==> flow/design.v <==
module alu #(
    parameter INST_W = 4,
    parameter INT_W  = 6,
    parameter FRAC_W = 10,
    parameter DATA_W = INT_W + FRAC_W
)(
    input                      i_clk,
    input                      i_rst_n,
    input                      i_in_valid,
    output                     o_busy,
    input         [INST_W-1:0] i_inst,
    input  signed [DATA_W-1:0] i_data_a,
    input  signed [DATA_W-1:0] i_data_b,
    output                     o_out_valid,
    output        [DATA_W-1:0] o_data
);
localparam IDLE = 3'b000;
localparam INPUT = 3'b001;
localparam COMPUTE = 3'b010;
localparam TEMP = 3'b011; 
localparam OUTPUT = 3'b100;
reg o_busy_in ;
reg out_valid_in;
reg signed [DATA_W-1:0] i_A, i_B, nxt_i_A, nxt_i_B;
reg [INST_W-1:0] inst, nxt_inst;
reg signed [DATA_W-1:0] out1, nxt_out1;
reg [2:0] state, nxt_state;
reg       busy, nxt_busy;
reg       valid, nxt_valid;
reg signed [DATA_W:0] add, sub;
reg signed [2*DATA_W-1 :0] mul, nxt_mul;
reg signed [22:0] mul_part, sat_mul;
reg signed [22:0] round_mul;
reg signed  [2*DATA_W - 1:0] left, part_left;
reg [DATA_W - 1:0] revermatch; 
reg signed [DATA_W+3:0] data_acc [0:DATA_W-1], nxt_data_acc [0:DATA_W-1];
reg signed [20:0] temp_data_acc;
wire [3:0] index ;
reg flag ;
reg signed [15:0] mul_temp;
reg signed [45:0] soft_mul;
reg signed [15:0] soft_test;
reg signed [15:0] soft_neg; 
reg [15:0] val16;
reg [7:0] val8;
reg [3:0] val4;
reg [4:0] result;
assign o_data = out1;
assign index  = i_A[3:0];  
assign o_busy = o_busy_in;
assign o_out_valid = out_valid_in;
always @(*) begin
    if (state == COMPUTE) begin
        flag = 1'b1;
    end
    else flag = 1'b0;
end
always @(*) begin
    case (state)
        IDLE:begin
            nxt_state = INPUT;
        end 
        INPUT:begin
            if (i_in_valid) begin
                nxt_state = COMPUTE;
            end
            else nxt_state = state;
        end
        COMPUTE:begin
            nxt_state = TEMP;
        end
        TEMP:begin
            nxt_state = OUTPUT;
        end
        OUTPUT:begin
            nxt_state = IDLE;
        end
        default: nxt_state = state;
    endcase
end
always @(*) begin
    case (state)
        INPUT:begin
        if (i_in_valid) begin
            nxt_i_A = i_data_a;
            nxt_i_B = i_data_b;
            nxt_inst = i_inst;
        end
        else begin
            nxt_i_A = i_A;
            nxt_i_B = i_B;
            nxt_inst = inst;
        end
        end 
        default: begin
            nxt_i_A = i_A;
            nxt_i_B = i_B;
            nxt_inst = inst;
        end
    endcase
end
always @(*) begin
    if (state == OUTPUT) begin
        out_valid_in = 1'b1;  
    end
    else out_valid_in = 1'b0;  
end
always @(*) begin
    if (state == INPUT) begin
        o_busy_in = 1'b0;
    end
    else o_busy_in = 1'b1;
end
integer i;
always @(*) begin
    for(i=0;i<DATA_W;i=i+1)begin
    nxt_data_acc[i] = data_acc[i];
    end
    add = 0; sub = 0; mul = 0; mul_part = 0; round_mul = 0; sat_mul = 0;
    temp_data_acc = 0; soft_mul = 0; soft_test = 0; soft_neg = 0;
    left = 0; part_left = 0; result = 0; val16 = 0; val8 = 0; val4 = 0;
    case (inst)
        0: begin
            add = i_A + i_B;
            nxt_out1 = (!add[DATA_W] && add[DATA_W - 1]) ? 16'b0111_1111_1111_1111 :
                      (add[DATA_W] && !add[DATA_W - 1]) ? 16'b1000_0000_0000_0000 : add[DATA_W-1:0];
        end
        1:begin
            sub = i_A - i_B;
            nxt_out1 = (!sub[DATA_W] && sub[DATA_W - 1]) ?  16'b0111_1111_1111_1111 : 
                      (sub[DATA_W] && !sub[DATA_W - 1]) ?  16'b1000_0000_0000_0000 : sub[DATA_W-1:0];
        end
        2:begin
            mul = i_A*i_B;  
            mul_part = mul[2*DATA_W-1:9]; 
            if(mul_part[0] == 1'b1)begin
                round_mul = mul_part + 1'b1;
            end
            else begin
                round_mul = mul_part ;
            end
            sat_mul = (!round_mul[22] && (round_mul[21:11]> 11'b000_0001_1111)) ? 23'b011_1111_1111_1111_1111_1111 :  
                      (round_mul[22]  && (round_mul[21:11]< 11'b111_1110_0000)) ? 23'b100_0000_0000_0000_0000_0000 : round_mul;
            if ((sat_mul == 23'b011_1111_1111_1111_1111_1111) || (sat_mul == 23'b100_0000_0000_0000_0000_0000)) begin
                nxt_out1 = sat_mul[22:7];
            end
            else nxt_out1 = sat_mul[16:1];
        end
        3:begin
            if (flag == 1'b1) begin
            temp_data_acc = data_acc[index] + i_B;
            nxt_data_acc[index] = temp_data_acc[19:0]; 
            end
            else nxt_data_acc[index] = data_acc[index];
            nxt_out1 = (!data_acc[index][DATA_W+3] && (data_acc[index][19:10]>10'b00_0001_1111))? 16'b0111_1111_1111_1111 :
                       (data_acc[index][DATA_W+3]  && (data_acc[index][19:10]<10'b11_1110_0000)) ? 16'b1000_0000_0000_0000 : data_acc[index][DATA_W-1:0];
        end
        4:begin  
            if(!i_A[DATA_W-1] &&  i_A[14:10]>=5'b00010) soft_mul = {6'b0,i_A,24'b0};  
            else if (!i_A[DATA_W-1] && i_A[15:10]>=5'b0) begin   
                    soft_mul = ((i_A<<<1'b1) + 16'b0000_1000_0000_0000)*(30'b000000_01010101010101_0101_010101);
            end
            else if (i_A[15:10] == 6'b111111) begin    
                soft_test = i_A + 16'b0000_1000_0000_0000;
                soft_mul = (soft_test)*(30'b000000_01010101010101_0101_010101);
            end
            else if (i_A[15:10] == 6'b111110) begin
                soft_neg = (i_A<<<1'b1) + 16'b0001_0100_0000_0000;
                soft_mul = soft_neg*(30'b000000_000111000111000111_000111);
            end
            else if (i_A[15:10] == 6'b111101) begin
                soft_neg = (i_A + 16'b0000_1100_0000_0000);
                soft_mul = soft_neg*(30'b000000_000111000111000111_000111);
            end
            else soft_mul = 46'b0;
            nxt_out1 = ((soft_mul != 46'b01_1111_1111_1111_1111_1111_1111_1111_1111_1111_1111_1111) || (soft_mul != 46'b10_0000_0000_0000_0000_0000_0000_0000_0000_0000_0000_0000)) && (soft_mul[23] == 1'b1)?
                      soft_mul[DATA_W+23:24] + 1'b1:
                      ((soft_mul != 46'b01_1111_1111_1111_1111_1111_1111_1111_1111_1111_1111_1111) || (soft_mul != 46'b10_0000_0000_0000_0000_0000_0000_0000_0000_0000_0000_0000)) && (soft_mul[23] == 1'b0)?
                      soft_mul[DATA_W+23:24]:soft_mul[39:24];
        end
        5:begin   
            nxt_out1 = i_A ^ i_B;
        end
        6:begin   
            nxt_out1 = i_A >>> i_B;
        end
        7:begin   
            left = {i_A,i_A};
            part_left = left << i_B;
            nxt_out1 = part_left[2*DATA_W-1:DATA_W];
        end
        8:begin   
            result[4] = (i_A[15:0] == 16'b0) ? 1 : 0;
            val16     = (result[4]) ? 16'b1111_1111_1111_1111 : i_A;
            result[3] = (val16[15:8] == 8'b0) ? 1 : 0;
            val8      = (result[3]) ? val16[7:0] : val16[15:8];
            result[2] = (val8[7:4] == 4'b0) ? 1 : 0;
            val4      = (result[2]) ? val8[3:0] : val8[7:4];
            result[1] = (val4[3:2] == 2'b0) ? 1 : 0;
            result[0] = (result[1]) ? ~val4[1] : ~val4[3];
            nxt_out1 = {11'b0,result};
        end
        9:begin   
            nxt_out1[0] = (i_A[3:0] == i_B[15:12])  ? 1'b1 : 1'b0;
            nxt_out1[1] = (i_A[4:1] == i_B[14:11])  ? 1'b1 : 1'b0;
            nxt_out1[2] = (i_A[5:2] == i_B[13:10])  ? 1'b1 : 1'b0;
            nxt_out1[3] = (i_A[6:3] == i_B[12:9])   ? 1'b1 : 1'b0;
            nxt_out1[4] = (i_A[7:4] == i_B[11:8])   ? 1'b1 : 1'b0;
            nxt_out1[5] = (i_A[8:5] == i_B[10:7])   ? 1'b1 : 1'b0;
            nxt_out1[6] = (i_A[9:6] == i_B[9:6])    ? 1'b1 : 1'b0;
            nxt_out1[7] = (i_A[10:7] == i_B[8:5])   ? 1'b1 : 1'b0;
            nxt_out1[8] = (i_A[11:8] == i_B[7:4])   ? 1'b1 : 1'b0;
            nxt_out1[9] = (i_A[12:9] == i_B[6:3])   ? 1'b1 : 1'b0;
            nxt_out1[10] = (i_A[13:10] == i_B[5:2]) ? 1'b1 : 1'b0;
            nxt_out1[11] = (i_A[14:11] == i_B[4:1]) ? 1'b1 : 1'b0;
            nxt_out1[12] = (i_A[15:12] == i_B[3:0]) ? 1'b1 : 1'b0;
            nxt_out1[15:13] = 3'b000;
            end
        default: begin 
            nxt_out1 = out1;
        end
    endcase
end
    always @(posedge i_clk or negedge i_rst_n) begin
        if (!i_rst_n) begin
            out1 <= 0;
            i_A <= 0;
            i_B <= 0;
            state <= 0;
            inst <= 0;
            for ( i=0 ;i<DATA_W ;i=i+1) begin
                data_acc[i] <= 0;
            end
        end
        else begin
            out1 <= nxt_out1;
            i_A <= nxt_i_A;
            i_B <= nxt_i_B;
            state <= nxt_state;
            inst <= nxt_inst;
            for ( i=0 ;i<DATA_W ;i=i+1) begin
                data_acc[i] <= nxt_data_acc[i];
            end
        end
    end
endmodule
[Tool chain data of alu]
Tool output for the design above, in the order of the flow.
Line numbers count from 1 in the design file above.
Library cell names are shortened.
Not given: --
Design
  top: alu
  clock input: i_clk
  cell library: sky130hd
  timing corner: tt_025C_1v80

[Elaborated design]
Counts by Yosys on the flattened word-level netlist (proc, flatten, opt, wreduce). Print and check cells are left out. Cells with the same type and inputs are merged into one.
Storage and ports
  register bits after elaboration: 375
  input bits: 39
  word-level cells: 288
Cells by class
  add/subtract/negate cells: 9
  multipliers: 5
  $lt $le $gt $ge: 6
  equality and inequality tests: 49
  shift-type cells: 2
  multiplexer cells: 111
  bitwise operators: 19
  reductions and logical operators: 65
Operators by type and width (number)
  multiplier 16 x 21 -> 37 bit with constant B: 2
  2-to-1 mux 20 bit: 51
  multiplier 18 x 23 -> 41 bit with constant B: 1
  multiplier 16 x 23 -> 39 bit with constant B: 1
  multiplier 16 x 16 -> 32 bit: 1
  parallel mux 20 bit (select 16 bit): 1
  parallel mux 20 bit (select 15 bit): 1
  OR reduction 15 bit: 16
  2-to-1 mux 46 bit: 5
  2-to-1 mux 16 bit: 9
  parallel mux 1 bit (select 10 bit): 13
  2-to-1 mux 23 bit: 4
  == test 4 bit: 13
  != test 46 x 45 -> 1 bit with constant B: 1
  != test 46 bit with constant B: 1
  == test 4 bit with constant B: 10
  2-to-1 mux 37 bit: 1
  AND reduction 2 bit: 18
  adder 16 x 12 -> 16 bit with constant B: 2
  << shifter 32 x 16 -> 32 bit: 1
  == test 4 x 3 -> 1 bit with constant B: 8
  parallel mux 3 bit (select 9 bit): 1
  adder 23 x 1 -> 23 bit with constant B: 1
  == test 23 x 22 -> 1 bit with constant B: 1
  == test 23 bit with constant B: 1
  2-to-1 mux 1 bit: 21
  adder 20 x 16 -> 20 bit: 1
  inverter 1 bit: 18
Not listed: further kinds 36, cells in them 62.

[Longest topological paths]
Yosys ltp: most cells in a row. Word level: on the elaborated netlist, between registers, memories and ports. Mapped: between sequential cells and ports; inverters and the memories' decode and read muxes count.
Logic depth
  depth in word-level cells: 13
  ABC_AREA: 0
  gate-level depth with buffers: 35

[Synthesis result]
Yosys stat after the flow's synthesis: flattened, memories mapped to cells. It holds for the ABC_AREA given above (unset counts as 0); a run with the other value may have another netlist.
Cell types
  fa_1: number 524, total area 1.05E+04 sq um
  dfrtp_1: number 376, total area 9.41E+03 sq um
  ha_1: number 633, total area 7.92E+03 sq um
  inv_1: number 756, total area 2.84E+03 sq um
  o21ai_0: number 453, total area 2.27E+03 sq um
  nand2_1: number 557, total area 2.09E+03 sq um
  nor2_1: number 350, total area 1313.76 sq um
  a21oi_1: number 248, total area 1241.19 sq um
  xnor2_1: number 109, total area 954.666 sq um
  clkbuf_1: number 217, total area 814.531 sq um
  a22oi_1: number 88, total area 660.634 sq um
  mux2i_1: number 54, total area 540.518 sq um
  a21o_1: number 50, total area 375.36 sq um
  nor3_1: number 75, total area 375.36 sq um
  nand4_1: number 55, total area 344.08 sq um
  o211ai_1: number 45, total area 337.824 sq um
  nand3_1: number 67, total area 335.322 sq um
  xor2_1: number 37, total area 324.061 sq um
Other cell types: 81; their cells: 694.
Synthesis totals
  cell count: 5388
  mapped area: 47888.4 sq um
  area of sequential cells: 9435.3 sq um
  flip-flops: 377

[Timing after synthesis]
Path of least setup slack by OpenSTA after synthesis, without wires, with an ideal clock, recovery checks aside; 20% of the period is set as input and as output delay. Where synthesis merged equal registers, the netlist keeps one of their names.
Timing path post-synthesis
  path type: flip-flop to flip-flop
  start: register i_A[15]
  end: register out1[2]
  clock period: 10.0 ns
  setup time: 0.132 ns
  data arrival time: 8.421 ns
  slack: 1.448 ns
  path delay: 8.553 ns
  stages on the path: 30
  synthesis period reached: 8.552 ns
"path delay" is the arrival time less input delay plus setup time.
"stages on the path": output pins that drive a net of the path, with the launching flip-flop's if there is one; two outputs of one cell count as two.
"synthesis period reached" = period - worst setup slack (recovery checks aside). The figure is calculated, with input and output delays left at 20% of the set period.
Between the ends stands the longest chain of elaborated cells between them, by number of cells; it is not shown to be the way that was timed. Of several equally long chains one is given.
Each line given opens the expression or statement behind the cell; cells for indexed reads and writes are added by Yosys, which also makes memories of some case tables.
On the way, post-synthesis
  cells stage by stage: dfrtp_1 > clkbuf_1 > clkbuf_1 > buf_1 > buf_1 > nand2_1 > fa_1 > fa_1 > inv_1 > fa_1 > fa_1 > fa_1 > inv_1 > fa_1 > inv_1 > ha_1 > clkbuf_1 > nand3_1 > nand2b_1 > a21oi_1 > or4b_1 > o211ai_1 > nor4_1 > nand4_1 > o21a_1 > or4_4 > a32oi_2 > nor2b_4 > a221oi_2 > o31ai_1
  length of the longest elaborated chain: 13
  elaborated cells on any way between the ends: 65
  classes of those cells: add/sub (7); mul (4); compare (3); eq/ne (7); shift (2); mux (22); reduce/logical (20)
RTL lines, path post-synthesis
  start: declaration: RTL line 24  | reg signed [DATA_W-1:0] i_A, i_B, nxt_i_A, nxt_i_B;
  start: assignment: RTL line 227  | i_A <= 0;
  start: assignment: RTL line 237  | i_A <= nxt_i_A;
  adder 16 x 12 -> 16 bit: RTL line 172  | soft_neg = (i_A + 16'b0000_1100_0000_0000);
  multiplier 16 x 21 -> 37 bit: RTL line 173  | soft_mul = soft_neg*(30'b000000_000111000111000111_000111);
  2-to-1 mux 37 bit: RTL line 171  | else if (i_A[15:10] == 6'b111101) begin
  2-to-1 mux 46 bit: RTL line 167  | else if (i_A[15:10] == 6'b111110) begin
  2-to-1 mux 46 bit: RTL line 163  | else if (i_A[15:10] == 6'b111111) begin
  2-to-1 mux 46 bit: RTL line 160  | else if (!i_A[DATA_W-1] && i_A[15:10]>=5'b0) begin
  2-to-1 mux 46 bit: RTL line 159  | if(!i_A[DATA_W-1] &&  i_A[14:10]>=5'b00010) soft_mul = {6'b0,i_A,24'b0};
  2-to-1 mux 46 bit: RTL line 122  | case (inst)
  != test 46 x 45 -> 1 bit: RTL line 176  | nxt_out1 = ((soft_mul != 46'b01_1111_1111_1111_1111_1111_1111_1111_1111_1111_1111_1111) || (soft_mul != 46'b10 ...
  logical OR 1 bit: RTL line 176
  logical AND 1 bit: RTL line 176
  2-to-1 mux 16 bit: RTL line 176
  parallel mux 1 bit (select 10 bit): RTL line 122
  end: assignment: RTL line 226  | out1 <= 0;
  end: assignment: RTL line 236  | out1 <= nxt_out1;
  end: declaration: RTL line 26  | reg signed [DATA_W-1:0] out1, nxt_out1;

[Timing after layout]
Path of least setup slack in the final report of flow run B (OpenROAD, finished layout, wires in). Where an end is a register, its clock arrival counts in the times.
Timing path post-layout
  path type: flip-flop to flip-flop
  start: register i_A[10]
  end: register out1[11]
  clock period: 14.4 ns
  setup time: 0.15 ns
  data arrival time: 13.36 ns
  slack: 1.59 ns
  stages on the path: 29
On the way, post-layout
  cells stage by stage: dfrtp_1 > clkbuf_1 > clkinv_1 > ha_1 > nor2_1 > xor2_1 > ha_1 > fa_1 > fa_1 > fa_1 > inv_1 > fa_1 > inv_1 > fa_1 > ha_1 > a21o_1 > a211o_1 > a211oi_1 > o21ai_0 > a21oi_1 > xnor2_1 > a221oi_1 > a211oi_1 > nand4_1 > nand2b_1 > nor3_1 > xnor2_1 > a221oi_1 > a31oi_1
RTL lines, path post-layout
  start: declaration: RTL line 24  | reg signed [DATA_W-1:0] i_A, i_B, nxt_i_A, nxt_i_B;
  start: assignment: RTL line 227  | i_A <= 0;
  start: assignment: RTL line 237  | i_A <= nxt_i_A;
  end: assignment: RTL line 226  | out1 <= 0;
  end: assignment: RTL line 236  | out1 <= nxt_out1;
  end: declaration: RTL line 26  | reg signed [DATA_W-1:0] out1, nxt_out1;
No chain of elaborated cells between the ends is given.

Appendix: measured runs

Flow measurements of alu on sky130hd: 2 stored runs with different settings, listed in no order. Input and output delays are each 20% of the period that was set; the output load is 0.01 pF.
"achieved clock period (ns)": clock period set for the run, less the worst setup slack. It is reckoned from that one timing run; input and output delays stay at 20% of the period that was set.
"worst setup path time (ns)" is the time allowed to the run's worst setup path (the clock period less input and output delay, where it has them) less its slack. Clock arrival times count: a late capture clock shortens it, a late launch clock lengthens it.

Flow files of flow run A
==> flow/run.sh <==
#!/bin/bash
# the make line also repeats the synthesis and layout settings of config.mk as NAME=value (left out here)
make -C /OpenROAD-flow-scripts/flow DESIGN_CONFIG=/design/flow/config.mk WORK_HOME=/design/flow/orfs CLKGATE_MAP_FILE= finish
==> flow/config.mk <==
export PLATFORM = sky130hd
export DESIGN_NAME = alu
export DESIGN_NICKNAME = alu
export VERILOG_FILES = /design/flow/design.v
export SDC_FILE = /design/flow/constraint.sdc
export NUM_CORES = 4
export LEC_CHECK = 0
export ABC_AREA = 0
export CAP_MARGIN = 40
export CELL_PAD_IN_SITES_DETAIL_PLACEMENT = 1
export CELL_PAD_IN_SITES_GLOBAL_PLACEMENT = 3
export CORE_ASPECT_RATIO = 0.71
export CORE_MARGIN = 6
export CORE_UTILIZATION = 55
export CTS_CLUSTER_DIAMETER = 284
export CTS_CLUSTER_SIZE = 36
export GPL_ROUTABILITY_DRIVEN = 0
export GPL_TIMING_DRIVEN = 0
export HOLD_SLACK_MARGIN = 0.29
export MAX_ROUTING_LAYER = met4
export PLACE_DENSITY_LB_ADDON = 0.19
export SETUP_SLACK_MARGIN = 2.48
export SLEW_MARGIN = 20
export TNS_END_PERCENT = 65
==> flow/constraint.sdc <==
create_clock -name core_clock -period 11.3 [get_ports {i_clk}]
set_input_delay 2.2600 -clock core_clock [delete_from_list [all_inputs] [get_ports {i_clk}]]
set_output_delay 2.2600 -clock core_clock [all_outputs]
set_load 0.01 [all_outputs]

report of flow run A: did not finish, place, FLW-0024

Flow files of flow run B
==> flow/run.sh <==
#!/bin/bash
# the make line also repeats the synthesis and layout settings of config.mk as NAME=value (left out here)
make -C /OpenROAD-flow-scripts/flow DESIGN_CONFIG=/design/flow/config.mk WORK_HOME=/design/flow/orfs CLKGATE_MAP_FILE= finish
==> flow/config.mk <==
export PLATFORM = sky130hd
export DESIGN_NAME = alu
export DESIGN_NICKNAME = alu
export VERILOG_FILES = /design/flow/design.v
export SDC_FILE = /design/flow/constraint.sdc
export NUM_CORES = 4
export LEC_CHECK = 0
export CAP_MARGIN = 0
export CELL_PAD_IN_SITES_GLOBAL_PLACEMENT = 3
export CORE_ASPECT_RATIO = 1.23
export CORE_MARGIN = 2
export CORE_UTILIZATION = 35
export CTS_CLUSTER_DIAMETER = 25
export CTS_CLUSTER_SIZE = 86
export GPL_ROUTABILITY_DRIVEN = 0
export GPL_TIMING_DRIVEN = 0
export SLEW_MARGIN = 20
==> flow/constraint.sdc <==
create_clock -name core_clock -period 14.4 [get_ports {i_clk}]
set_input_delay 2.8800 -clock core_clock [delete_from_list [all_inputs] [get_ports {i_clk}]]
set_output_delay 2.8800 -clock core_clock [all_outputs]
set_load 0.01 [all_outputs]

report of flow run B
yosys chip area after synthesis (um^2): 47888.4
finish__design__die__area: 139815.0
finish__design__instance__area__stdcell: 55662.1
finish__timing__setup__ws: 1.589
finish__timing__setup__tns: 0.000
achieved clock period (ns): 12.811
worst setup path time (ns): 12.81
worst setup path kind: flip-flop to flip-flop
